==> flow/design.v <==
module yuv_to_rgb (
input            clk             ,  
input            rst_n           ,  
input            start_conversion,  
input      [7:0] y               , 
input      [7:0] u               ,
input      [7:0] v               ,
output reg [7:0] r               , 
output reg [7:0] g               , 
output reg [7:0] b               ,
output reg       pixel_ready        
);
parameter signed [15:0] C_1_402 = 16'h059C;   
parameter signed [15:0] C_0_344 = 16'h0160;   
parameter signed [15:0] C_0_714 = 16'h02DB;   
parameter signed [15:0] C_1_772 = 16'h0716;   
wire signed [15:0] y_s;
wire signed [15:0] u_s;
wire signed [15:0] v_s;
wire signed [31:0] r_temp;
wire signed [31:0] g_temp;
wire signed [31:0] b_temp;
assign y_s = y;
assign u_s = u - 128;   
assign v_s = v - 128;   
assign r_temp = y_s + ((v_s * C_1_402) >>> 10);
assign g_temp = y_s - ((u_s * C_0_344) >>> 10) - ((v_s * C_0_714) >>> 10);
assign b_temp = y_s + ((u_s * C_1_772) >>> 10);
always @(posedge clk or negedge rst_n)	
	if (~rst_n)	            r <= 8'h00; else
	if (start_conversion) begin	
		if (r_temp < 0)	    r <= 8'h00; else
		if (r_temp > 255) 	r <= 8'hFF; else
											    r <= r_temp[7:0];
	end
always @(posedge clk or negedge rst_n)	
	if (~rst_n)	            g <= 8'h00; else
	if (start_conversion) begin	
		if (g_temp < 0)	    g <= 8'h00; else
		if (g_temp > 255) 	g <= 8'hFF; else
											    g <= g_temp[7:0];
	end
always @(posedge clk or negedge rst_n)	
	if (~rst_n)	            b <= 8'h00; else
	if (start_conversion) begin	
		if (b_temp < 0)	    b <= 8'h00; else
		if (b_temp > 255) 	b <= 8'hFF; else
											    b <= b_temp[7:0];
	end
always @(posedge clk or negedge rst_n)
	if (~rst_n)     	        pixel_ready <= 1'b0; else
	if (pixel_ready)          pixel_ready <= 1'b0; else
	if (start_conversion)	    pixel_ready <= 1'b1;
endmodule
module yuv422_to_rgb (
input             pclk               ,  
input             presetn            ,  
input      [31:0] paddr              ,  
input      [31:0] pwdata             ,  
output reg [31:0] prdata             ,  
input         	  pwrite             ,  
input         	  psel               ,  
input         	  penable            , 
output            pslverr            ,  
output            pready             ,  
output reg        irq                ,  
output reg [95:0] rgb_out               
);
localparam IDLE    = 3'd0;
localparam LOAD    = 3'd1;
localparam CONVERT = 3'd2;
reg  [7:0] yuv_mem [0:7];     
reg  [7:0] y0;                
reg  [7:0] u0;                
reg  [7:0] y1;                
reg  [7:0] v0;                
reg  [7:0] y2;                
reg  [7:0] u1;                
reg  [7:0] y3;                
reg  [7:0] v1;                
wire [7:0] r0;                
wire [7:0] g0;                
wire [7:0] b0;                
wire [7:0] r1;                
wire [7:0] g1;                
wire [7:0] b1;                
wire [7:0] r2;                
wire [7:0] g2;                
wire [7:0] b2;                
wire [7:0] r3;                
wire [7:0] g3;                
wire [7:0] b3;                
reg        cnt_writes;        
reg  [2:0] state;             
reg        start_conversion;  
wire [3:0] result_ready;      
yuv_to_rgb conv0 (.clk(pclk), .rst_n(presetn), .start_conversion(start_conversion), .y(y0), .u(u0), .v(v0), .r(r0), .g(g0), .b(b0), .pixel_ready(result_ready[0]));
yuv_to_rgb conv1 (.clk(pclk), .rst_n(presetn), .start_conversion(start_conversion), .y(y1), .u(u0), .v(v0), .r(r1), .g(g1), .b(b1), .pixel_ready(result_ready[1]));
yuv_to_rgb conv2 (.clk(pclk), .rst_n(presetn), .start_conversion(start_conversion), .y(y2), .u(u1), .v(v1), .r(r2), .g(g2), .b(b2), .pixel_ready(result_ready[2]));
yuv_to_rgb conv3 (.clk(pclk), .rst_n(presetn), .start_conversion(start_conversion), .y(y3), .u(u1), .v(v1), .r(r3), .g(g3), .b(b3), .pixel_ready(result_ready[3]));
assign pready  = 1'b1;
assign pslverr = 1'b0;
always @(posedge pclk or negedge presetn)
	if (~presetn)	prdata <= 32'd0; else
	if (psel & ~penable & ~pwrite)	
		case(paddr[7:0])
			8'h20: prdata <= (state == IDLE) ? {32'hFFFFFFFF} : {32'd0};
			8'h30: prdata <= {rgb_out[95:72], 8'd0};   
			8'h34: prdata <= {rgb_out[71:48], 8'd0};   
			8'h38: prdata <= {rgb_out[47:24], 8'd0};   
			8'h3c: prdata <= {rgb_out[23:0], 8'd0};   
		endcase           
always @(posedge pclk or negedge presetn)
	if (~presetn)	                        cnt_writes <= 'd0; else
	if (psel & penable & pready & pwrite)	cnt_writes <= cnt_writes + 'd1;
always @(posedge pclk or negedge presetn)
	if (~presetn)	                                     start_conversion <= 1'b0; else
	if (start_conversion)                              start_conversion <= 1'b0; else
	if (psel & penable & pready & pwrite & cnt_writes) start_conversion <= 1'b1;
always @(posedge pclk or negedge presetn)
	if (~presetn)      	irq <= 1'b0; else
	if (irq)					  irq <= 1'b0; else
	if (&result_ready)	irq <= 1'b1;
always @(posedge pclk or negedge presetn)
	if (~presetn)	                                                  state <= IDLE; else
	case(state)
		IDLE    : if (psel & ~penable & pwrite)                       state <= LOAD;     
		LOAD    : if (psel & penable & pready & pwrite & cnt_writes)  state <= CONVERT;  
		CONVERT : if (&result_ready)                                  state <= IDLE;     
	endcase
always @(posedge pclk or negedge presetn)
	if (~presetn) begin	yuv_mem[0] <= 8'd0;
	                    yuv_mem[1] <= 8'd0;
	                    yuv_mem[2] <= 8'd0;
	                    yuv_mem[3] <= 8'd0;
	                    yuv_mem[4] <= 8'd0;
	                    yuv_mem[5] <= 8'd0;
	                    yuv_mem[6] <= 8'd0;
	                    yuv_mem[7] <= 8'd0; end else
	if (psel & pwrite & ~penable) 
		case (paddr[7:0])                               
      8'h10: begin yuv_mem[0] <= pwdata[7:0];           
									 yuv_mem[1] <= pwdata[15:8];          
									 yuv_mem[2] <= pwdata[23:16];         
									 yuv_mem[3] <= pwdata[31:24]; end     
      8'h14: begin yuv_mem[4] <= pwdata[7:0];           
                   yuv_mem[5] <= pwdata[15:8];          
                   yuv_mem[6] <= pwdata[23:16];         
                   yuv_mem[7] <= pwdata[31:24]; end     
    endcase
always @(posedge pclk or negedge presetn)
	if (~presetn)	            rgb_out <= 96'd0; else
	if (&result_ready)	      rgb_out <= {r0, g0, b0, r1, g1, b1, r2, g2, b2, r3, g3, b3};  
always @(posedge pclk or negedge presetn)
	if (~presetn)	                    y0 <= 'd0; else
	if ((state == LOAD) & cnt_writes) y0 <= yuv_mem[0];
always @(posedge pclk or negedge presetn)
	if (~presetn)	                    u0 <= 'd0; else
	if ((state == LOAD) & cnt_writes) u0 <= yuv_mem[1];
always @(posedge pclk or negedge presetn)
	if (~presetn)	                    y1 <= 'd0; else
	if ((state == LOAD) & cnt_writes) y1 <= yuv_mem[2];
always @(posedge pclk or negedge presetn)
	if (~presetn)	                    v0 <= 'd0; else
	if ((state == LOAD) & cnt_writes) v0 <= yuv_mem[3];
always @(posedge pclk or negedge presetn)
	if (~presetn)	                    y2 <= 'd0; else
	if ((state == LOAD) & cnt_writes) y2 <= yuv_mem[4];
always @(posedge pclk or negedge presetn)
	if (~presetn)	                    u1 <= 'd0; else
	if ((state == LOAD) & cnt_writes) u1 <= yuv_mem[5];
always @(posedge pclk or negedge presetn)
	if (~presetn)	                    y3 <= 'd0; else
	if ((state == LOAD) & cnt_writes) y3 <= yuv_mem[6];
always @(posedge pclk or negedge presetn)
	if (~presetn)	                    v1 <= 'd0; else
	if ((state == LOAD) & cnt_writes) v1 <= yuv_mem[7];
endmodule
# From RTL to reports: yuv422_to_rgb
# The steps from the RTL of yuv422_to_rgb to its reports follow in flow order.
# Lines are those of the file above, counted from 1.
# Operators carry their Yosys type and port widths (W data, S select, Z words).
# Not given: -
[inputs] top="yuv422_to_rgb" clk_port="pclk" cell_library="sky130hd" corner="tt_025C_1v80"

# Elaborated design
# Source: Yosys, flattened and elaborated. Widths are those after wreduce. Registers that Yosys merges into a memory's read port (data or address) are not register bits. Print and check cells do not count. Equal cells are merged and count once.
[bits] ff_bits=362 elab_cells=161
[op_classes] n_addsub=21 logic=11 mul=8 muxes=39 eq_ne=12 reduce_and_logical=8 n_cmp=24
[ops] operator="$mul A9 B11 Y20 const B" n=4
[ops] operator="$lt A32 B1 Y1 const B" n=12
[ops] operator="$gt A32 B9 Y1 const B" n=12
[ops] operator="$mul A9 B10 Y19 const B" n=2
[ops] operator="$mux W8" n=24
[ops] operator="$pmux W32 S5" n=1
[ops] operator="$mul A9 B5 Y14 const B" n=2
[ops] operator="$add A9 B11 Y12" n=8
[ops] operator="$sub A10 B10 Y11" n=4
[ops] operator="$eq A8 B6 Y1 const B" n=5
[ops] operator="$sub A9 B9 Y10" n=4
[ops] operator="$sub A8 B8 Y9 const B" n=4
[ops] operator="$mux W32" n=1
[ops] operator="$eq A8 B5 Y1 const B" n=2
[ops] operator="$and A1 B1 Y1" n=9
[ops] operator="$pmux W3 S3" n=1
[ops] operator="$mux W3" n=3
[ops] operator="$mux W1" n=9
[ops] operator="$reduce_and A4 Y1" n=2
[ops] operator="$ne A2 B2 Y1 const B" n=3
[ops] operator="$reduce_and A2 Y1" n=3
[ops] operator="$reduce_bool A5 Y1" n=1
[ops] operator="$eq A3 B1 Y1 const B" n=1
[ops] operator="$eq A3 B2 Y1 const B" n=1
[ops] operator="$logic_not A3 Y1" n=1
[ops] operator="$reduce_bool A3 Y1" n=1
[ops] operator="$not A1 Y1" n=2
[ops] operator="$add A1 B1 Y1 const B" n=1

# Depth
# Yosys ltp: most cells in a row. Word level: on the elaborated netlist, between registers, memories and ports. Mapped: between sequential cells and ports; inverters and the memories' decode and read muxes count.
[depth] word_depth=7 ABC_AREA=0 ltp_mapped=31

# Mapped cells and area
# Yosys stat after the flow's synthesis: flattened, memories mapped to cells. It holds for the ABC_AREA given above (unset counts as 0); a run with the other value may have another netlist.
# The area totals of this step are shown rounded.
[mapped] cells=2765 mapped_area_um2=30000 seqArea_um2=8900 ffs=355 n_buf=70
[types] type="sky130_fd_sc_hd__dfrtp_1" n=354
[types] type="sky130_fd_sc_hd__ha_1" n=462
[types] type="sky130_fd_sc_hd__fa_1" n=154
[types] type="sky130_fd_sc_hd__mux2_2" n=217
[types] type="sky130_fd_sc_hd__inv_1" n=404
[types] type="sky130_fd_sc_hd__xnor2_1" n=90
[types] type="sky130_fd_sc_hd__xor2_1" n=63
[types] type="sky130_fd_sc_hd__nor2_1" n=145
[types] type="sky130_fd_sc_hd__mux4_2" n=24
[types] type="sky130_fd_sc_hd__a21oi_1" n=96
[types] type="sky130_fd_sc_hd__a21o_1" n=62
[types] type="sky130_fd_sc_hd__o21ai_0" n=88
[types] type="sky130_fd_sc_hd__nand2_1" n=94
[types] type="sky130_fd_sc_hd__o221a_2" n=24
[types] type="sky130_fd_sc_hd__nor2b_1" n=32
[types] type="sky130_fd_sc_hd__a22oi_1" n=25
[types] type="sky130_fd_sc_hd__clkbuf_1" n=49
[types] type="sky130_fd_sc_hd__nor3_1" n=36
# Not listed: further types 76, cells in them 346.
# The figures by module come from a second, unflattened synthesis with its own total; it is not the netlist above.
[hier_totals] hier_cells=4103 area_unflattened_um2=42000
# Each row is one instance without its submodules.
[modules] mod="yuv_to_rgb" instances=4 mod_area_um2=7900 n_cells=862
[modules] mod="yuv422_to_rgb" instances=1 mod_area_um2=10000 n_cells=655

# Timing after synthesis
# OpenSTA on the mapped netlist: ideal clock, no wires. The path of least setup slack (recovery checks aside). Input and output delay are each 20% of the period. Register names are those of the netlist, which keeps one name where synthesis merged equal registers.
[synth_timing] path_type="reg-to-reg" startpoint="register v1[7]" endpoint="register conv2.g[0]" launch_ns=0.000 required_time_ns=8.877 t_arrival_ns=7.139 stages=29 setup_ns=0.123 slack_ns=1.739 delay_ns=7.262 path_buffers=1 clock_period_ns=9.0 period_less_setup_slack_ns=7.261
# "delay_ns" is the arrival time less input delay plus setup time.
# "stages": output pins that drive a net of the path, with the launching flip-flop's if there is one; two outputs of one cell count as two.
# "period_less_setup_slack_ns" is the clock period less the worst setup slack; recovery checks do not enter. This is arithmetic on one report: input and output delays are still those of the set period (20% each).
# Between the ends stands the longest chain of elaborated cells between them, by number of cells; it is not shown to be the way that was timed. Of several equally long chains one is given.
# Each line given opens the expression or statement behind the cell; cells for indexed reads and writes are added by Yosys, which also makes memories of some case tables.
# A register here has more assigning lines than the two given.
[synth_between] path_cell_list="sky130_fd_sc_hd__dfrtp_1 sky130_fd_sc_hd__clkbuf_1 sky130_fd_sc_hd__inv_1 sky130_fd_sc_hd__ha_1 sky130_fd_sc_hd__inv_1 sky130_fd_sc_hd__ha_1 sky130_fd_sc_hd__inv_1 sky130_fd_sc_hd__fa_1 sky130_fd_sc_hd__inv_1 sky130_fd_sc_hd__fa_1 sky130_fd_sc_hd__inv_1 sky130_fd_sc_hd__fa_1 sky130_fd_sc_hd__inv_1 sky130_fd_sc_hd__ha_1 sky130_fd_sc_hd__a21o_1 sky130_fd_sc_hd__a31o_1 sky130_fd_sc_hd__a41o_1 sky130_fd_sc_hd__o41a_1 sky130_fd_sc_hd__xor2_1 sky130_fd_sc_hd__fa_1 sky130_fd_sc_hd__inv_1 sky130_fd_sc_hd__ha_1 sky130_fd_sc_hd__or2_2 sky130_fd_sc_hd__a21oi_1 sky130_fd_sc_hd__a21oi_1 sky130_fd_sc_hd__or2_2 sky130_fd_sc_hd__a21oi_1 sky130_fd_sc_hd__o211ai_1 sky130_fd_sc_hd__o221a_2" elab_chain_cells=6
[synth_rtl] item="start, declared" line=80 source="reg  [7:0] v1;"
[synth_rtl] item="start, assigned" line=176 source="if (~presetn) v1 <= 'd0; else"
[synth_rtl] item="start, assigned" line=177 source="if ((state == LOAD) & cnt_writes) v1 <= yuv_mem[7];"
[synth_rtl] item="$sub A8 B8 Y9" line=25 source="assign v_s = v - 128;"
[synth_rtl] item="$mul A9 B11 Y20" line=27 source="assign g_temp = y_s - ((u_s * C_0_344) >>> 10) - ((v_s * C_0_714) >>> 10);"
[synth_rtl] item="$sub A10 B10 Y11" line=27
[synth_rtl] item="$gt A32 B9 Y1" line=40 source="if (g_temp > 255) g <= 8'hFF; else"
[synth_rtl] item="$mux W8" line=40
[synth_rtl] item="$mux W8" line=39 source="if (g_temp < 0) g <= 8'h00; else"
[synth_rtl] item="end, assigned" line=39
[synth_rtl] item="end, assigned" line=41 source="g <= g_temp[7:0];"
[synth_rtl] item="end, declared" line=9 source="output reg [7:0] g               ,"

# Timing after layout
# From the final timing report of record 1: the path of least setup slack in the routed layout; clock arrival at registers is part of the times.
[layout_timing] path_type="reg-to-reg" startpoint="register v1[7]" endpoint="register conv2.g[3]" setup_ns=0.06 t_arrival_ns=9.06 launch_ns=0.55 stages=30 slack_ns=0.43 path_buffers=1 clock_period_ns=9.0 required_time_ns=9.49
# Between the ends stands the longest chain of elaborated cells between them, by number of cells; it is not shown to be the way that was timed. Of several equally long chains one is given.
# A register here has more assigning lines than the two given.
[layout_between] path_cell_list="sky130_fd_sc_hd__dfrtp_1 sky130_fd_sc_hd__clkbuf_1 sky130_fd_sc_hd__inv_1 sky130_fd_sc_hd__ha_1 sky130_fd_sc_hd__inv_1 sky130_fd_sc_hd__ha_1 sky130_fd_sc_hd__inv_1 sky130_fd_sc_hd__fa_1 sky130_fd_sc_hd__inv_1 sky130_fd_sc_hd__fa_1 sky130_fd_sc_hd__inv_1 sky130_fd_sc_hd__fa_1 sky130_fd_sc_hd__inv_1 sky130_fd_sc_hd__ha_1 sky130_fd_sc_hd__a21o_1 sky130_fd_sc_hd__a31o_1 sky130_fd_sc_hd__a41o_1 sky130_fd_sc_hd__o41a_1 sky130_fd_sc_hd__xor2_1 sky130_fd_sc_hd__fa_1 sky130_fd_sc_hd__inv_1 sky130_fd_sc_hd__ha_1 sky130_fd_sc_hd__or2_2 sky130_fd_sc_hd__a21oi_1 sky130_fd_sc_hd__a21oi_1 sky130_fd_sc_hd__nand2_1 sky130_fd_sc_hd__o21bai_1 sky130_fd_sc_hd__a21oi_1 sky130_fd_sc_hd__o211ai_1 sky130_fd_sc_hd__o221a_2" elab_chain_cells=6
[layout_rtl] item="start, declared" line=80 source="reg  [7:0] v1;"
[layout_rtl] item="start, assigned" line=176 source="if (~presetn) v1 <= 'd0; else"
[layout_rtl] item="start, assigned" line=177 source="if ((state == LOAD) & cnt_writes) v1 <= yuv_mem[7];"
[layout_rtl] item="$sub A8 B8 Y9" line=25 source="assign v_s = v - 128;"
[layout_rtl] item="$mul A9 B11 Y20" line=27 source="assign g_temp = y_s - ((u_s * C_0_344) >>> 10) - ((v_s * C_0_714) >>> 10);"
[layout_rtl] item="$sub A10 B10 Y11" line=27
[layout_rtl] item="$gt A32 B9 Y1" line=40 source="if (g_temp > 255) g <= 8'hFF; else"
[layout_rtl] item="$mux W8" line=40
[layout_rtl] item="$mux W8" line=39 source="if (g_temp < 0) g <= 8'h00; else"
[layout_rtl] item="end, assigned" line=39
[layout_rtl] item="end, assigned" line=41 source="g <= g_temp[7:0];"
[layout_rtl] item="end, declared" line=9 source="output reg [7:0] g               ,"

# Below are 5 stored runs of the flow (Yosys, OpenROAD; platform sky130hd) on yuv422_to_rgb, each with its settings and what was measured, unordered. Constraints: input delay and output delay 20% of the set period each, output load 0.01 pF.
# By "worst_setup_path_time_ns" is meant the share of the clock period that the worst setup path is allowed (20% is reserved at inputs, 20% at outputs), minus its slack. Clock arrival times at its registers enter into it.
# Results are given in rounded form.
run="record 1" settings CORE_UTILIZATION=40 GPL_ROUTABILITY_DRIVEN=0 GPL_TIMING_DRIVEN=0 HOLD_SLACK_MARGIN=0.18 SETUP_SLACK_MARGIN=-0.88 SLEW_MARGIN=0 period_ns=9.0 CAP_MARGIN=20 CORE_MARGIN=2
run="record 1" results fin_ws_ns=0.43 timing.setup.tns_ns=0.000 worst_setup_path_time_ns=8.57 worstPathKind="reg-to-reg" synth_chip_area_um2=30000 die_um2=76000 finalUtil_pct=46 finish.stdcell_area_um2=34000
run="record 2" settings ABC_AREA=1 CELL_PAD_IN_SITES_DETAIL_PLACEMENT=2 CELL_PAD_IN_SITES_GLOBAL_PLACEMENT=1 CORE_ASPECT_RATIO=1.49 CORE_MARGIN=2 CORE_UTILIZATION=48 CTS_CLUSTER_DIAMETER=90 GPL_ROUTABILITY_DRIVEN=1 GPL_TIMING_DRIVEN=0 MAX_ROUTING_LAYER="met4" MIN_ROUTING_LAYER="met2" PLACE_DENSITY_LB_ADDON=0.26 SETUP_SLACK_MARGIN=0.19 TNS_END_PERCENT=90 period_ns=13.6 CAP_MARGIN=20 SLEW_MARGIN=20
run="record 2" outcome="no final report: placement broke off with DPL-0033"
run="record 3" settings ABC_AREA=0 CELL_PAD_IN_SITES_DETAIL_PLACEMENT=0 CELL_PAD_IN_SITES_GLOBAL_PLACEMENT=2 CORE_MARGIN=3 CORE_UTILIZATION=32 CTS_CLUSTER_DIAMETER=29 PLACE_DENSITY=0.82 SETUP_SLACK_MARGIN=0.79 period_ns=13.1 CAP_MARGIN=20 SLEW_MARGIN=20
run="record 3" results fin_ws_ns=5.2 timing.setup.tns_ns=0.000 finish.stdcell_area_um2=35000 worst_setup_path_time_ns=7.95 worstPathKind="reg-to-reg" synth_chip_area_um2=30000 finalUtil_pct=39 die_um2=96000
run="record 4" settings CORE_UTILIZATION=40 period_ns=8.15 CAP_MARGIN=20 CORE_MARGIN=2 SLEW_MARGIN=20
run="record 4" results synth_chip_area_um2=30000 fin_ws_ns=0.43 finalUtil_pct=46 worst_setup_path_time_ns=7.72 worstPathKind="reg-to-reg" finish.stdcell_area_um2=34000 die_um2=76000 timing.setup.tns_ns=0.000
run="record 5" settings ABC_AREA=1 CELL_PAD_IN_SITES_DETAIL_PLACEMENT=0 CORE_UTILIZATION=47 GPL_TIMING_DRIVEN=0 MIN_ROUTING_LAYER="met2" PLACE_DENSITY_LB_ADDON=0.26 TNS_END_PERCENT=100 period_ns=11.9 CAP_MARGIN=20 CORE_MARGIN=2 SLEW_MARGIN=20
run="record 5" results timing.setup.tns_ns=0.000 fin_ws_ns=3.2 finalUtil_pct=54 die_um2=68000 worst_setup_path_time_ns=8.71 worstPathKind="reg-to-reg" synth_chip_area_um2=31000 finish.stdcell_area_um2=35000
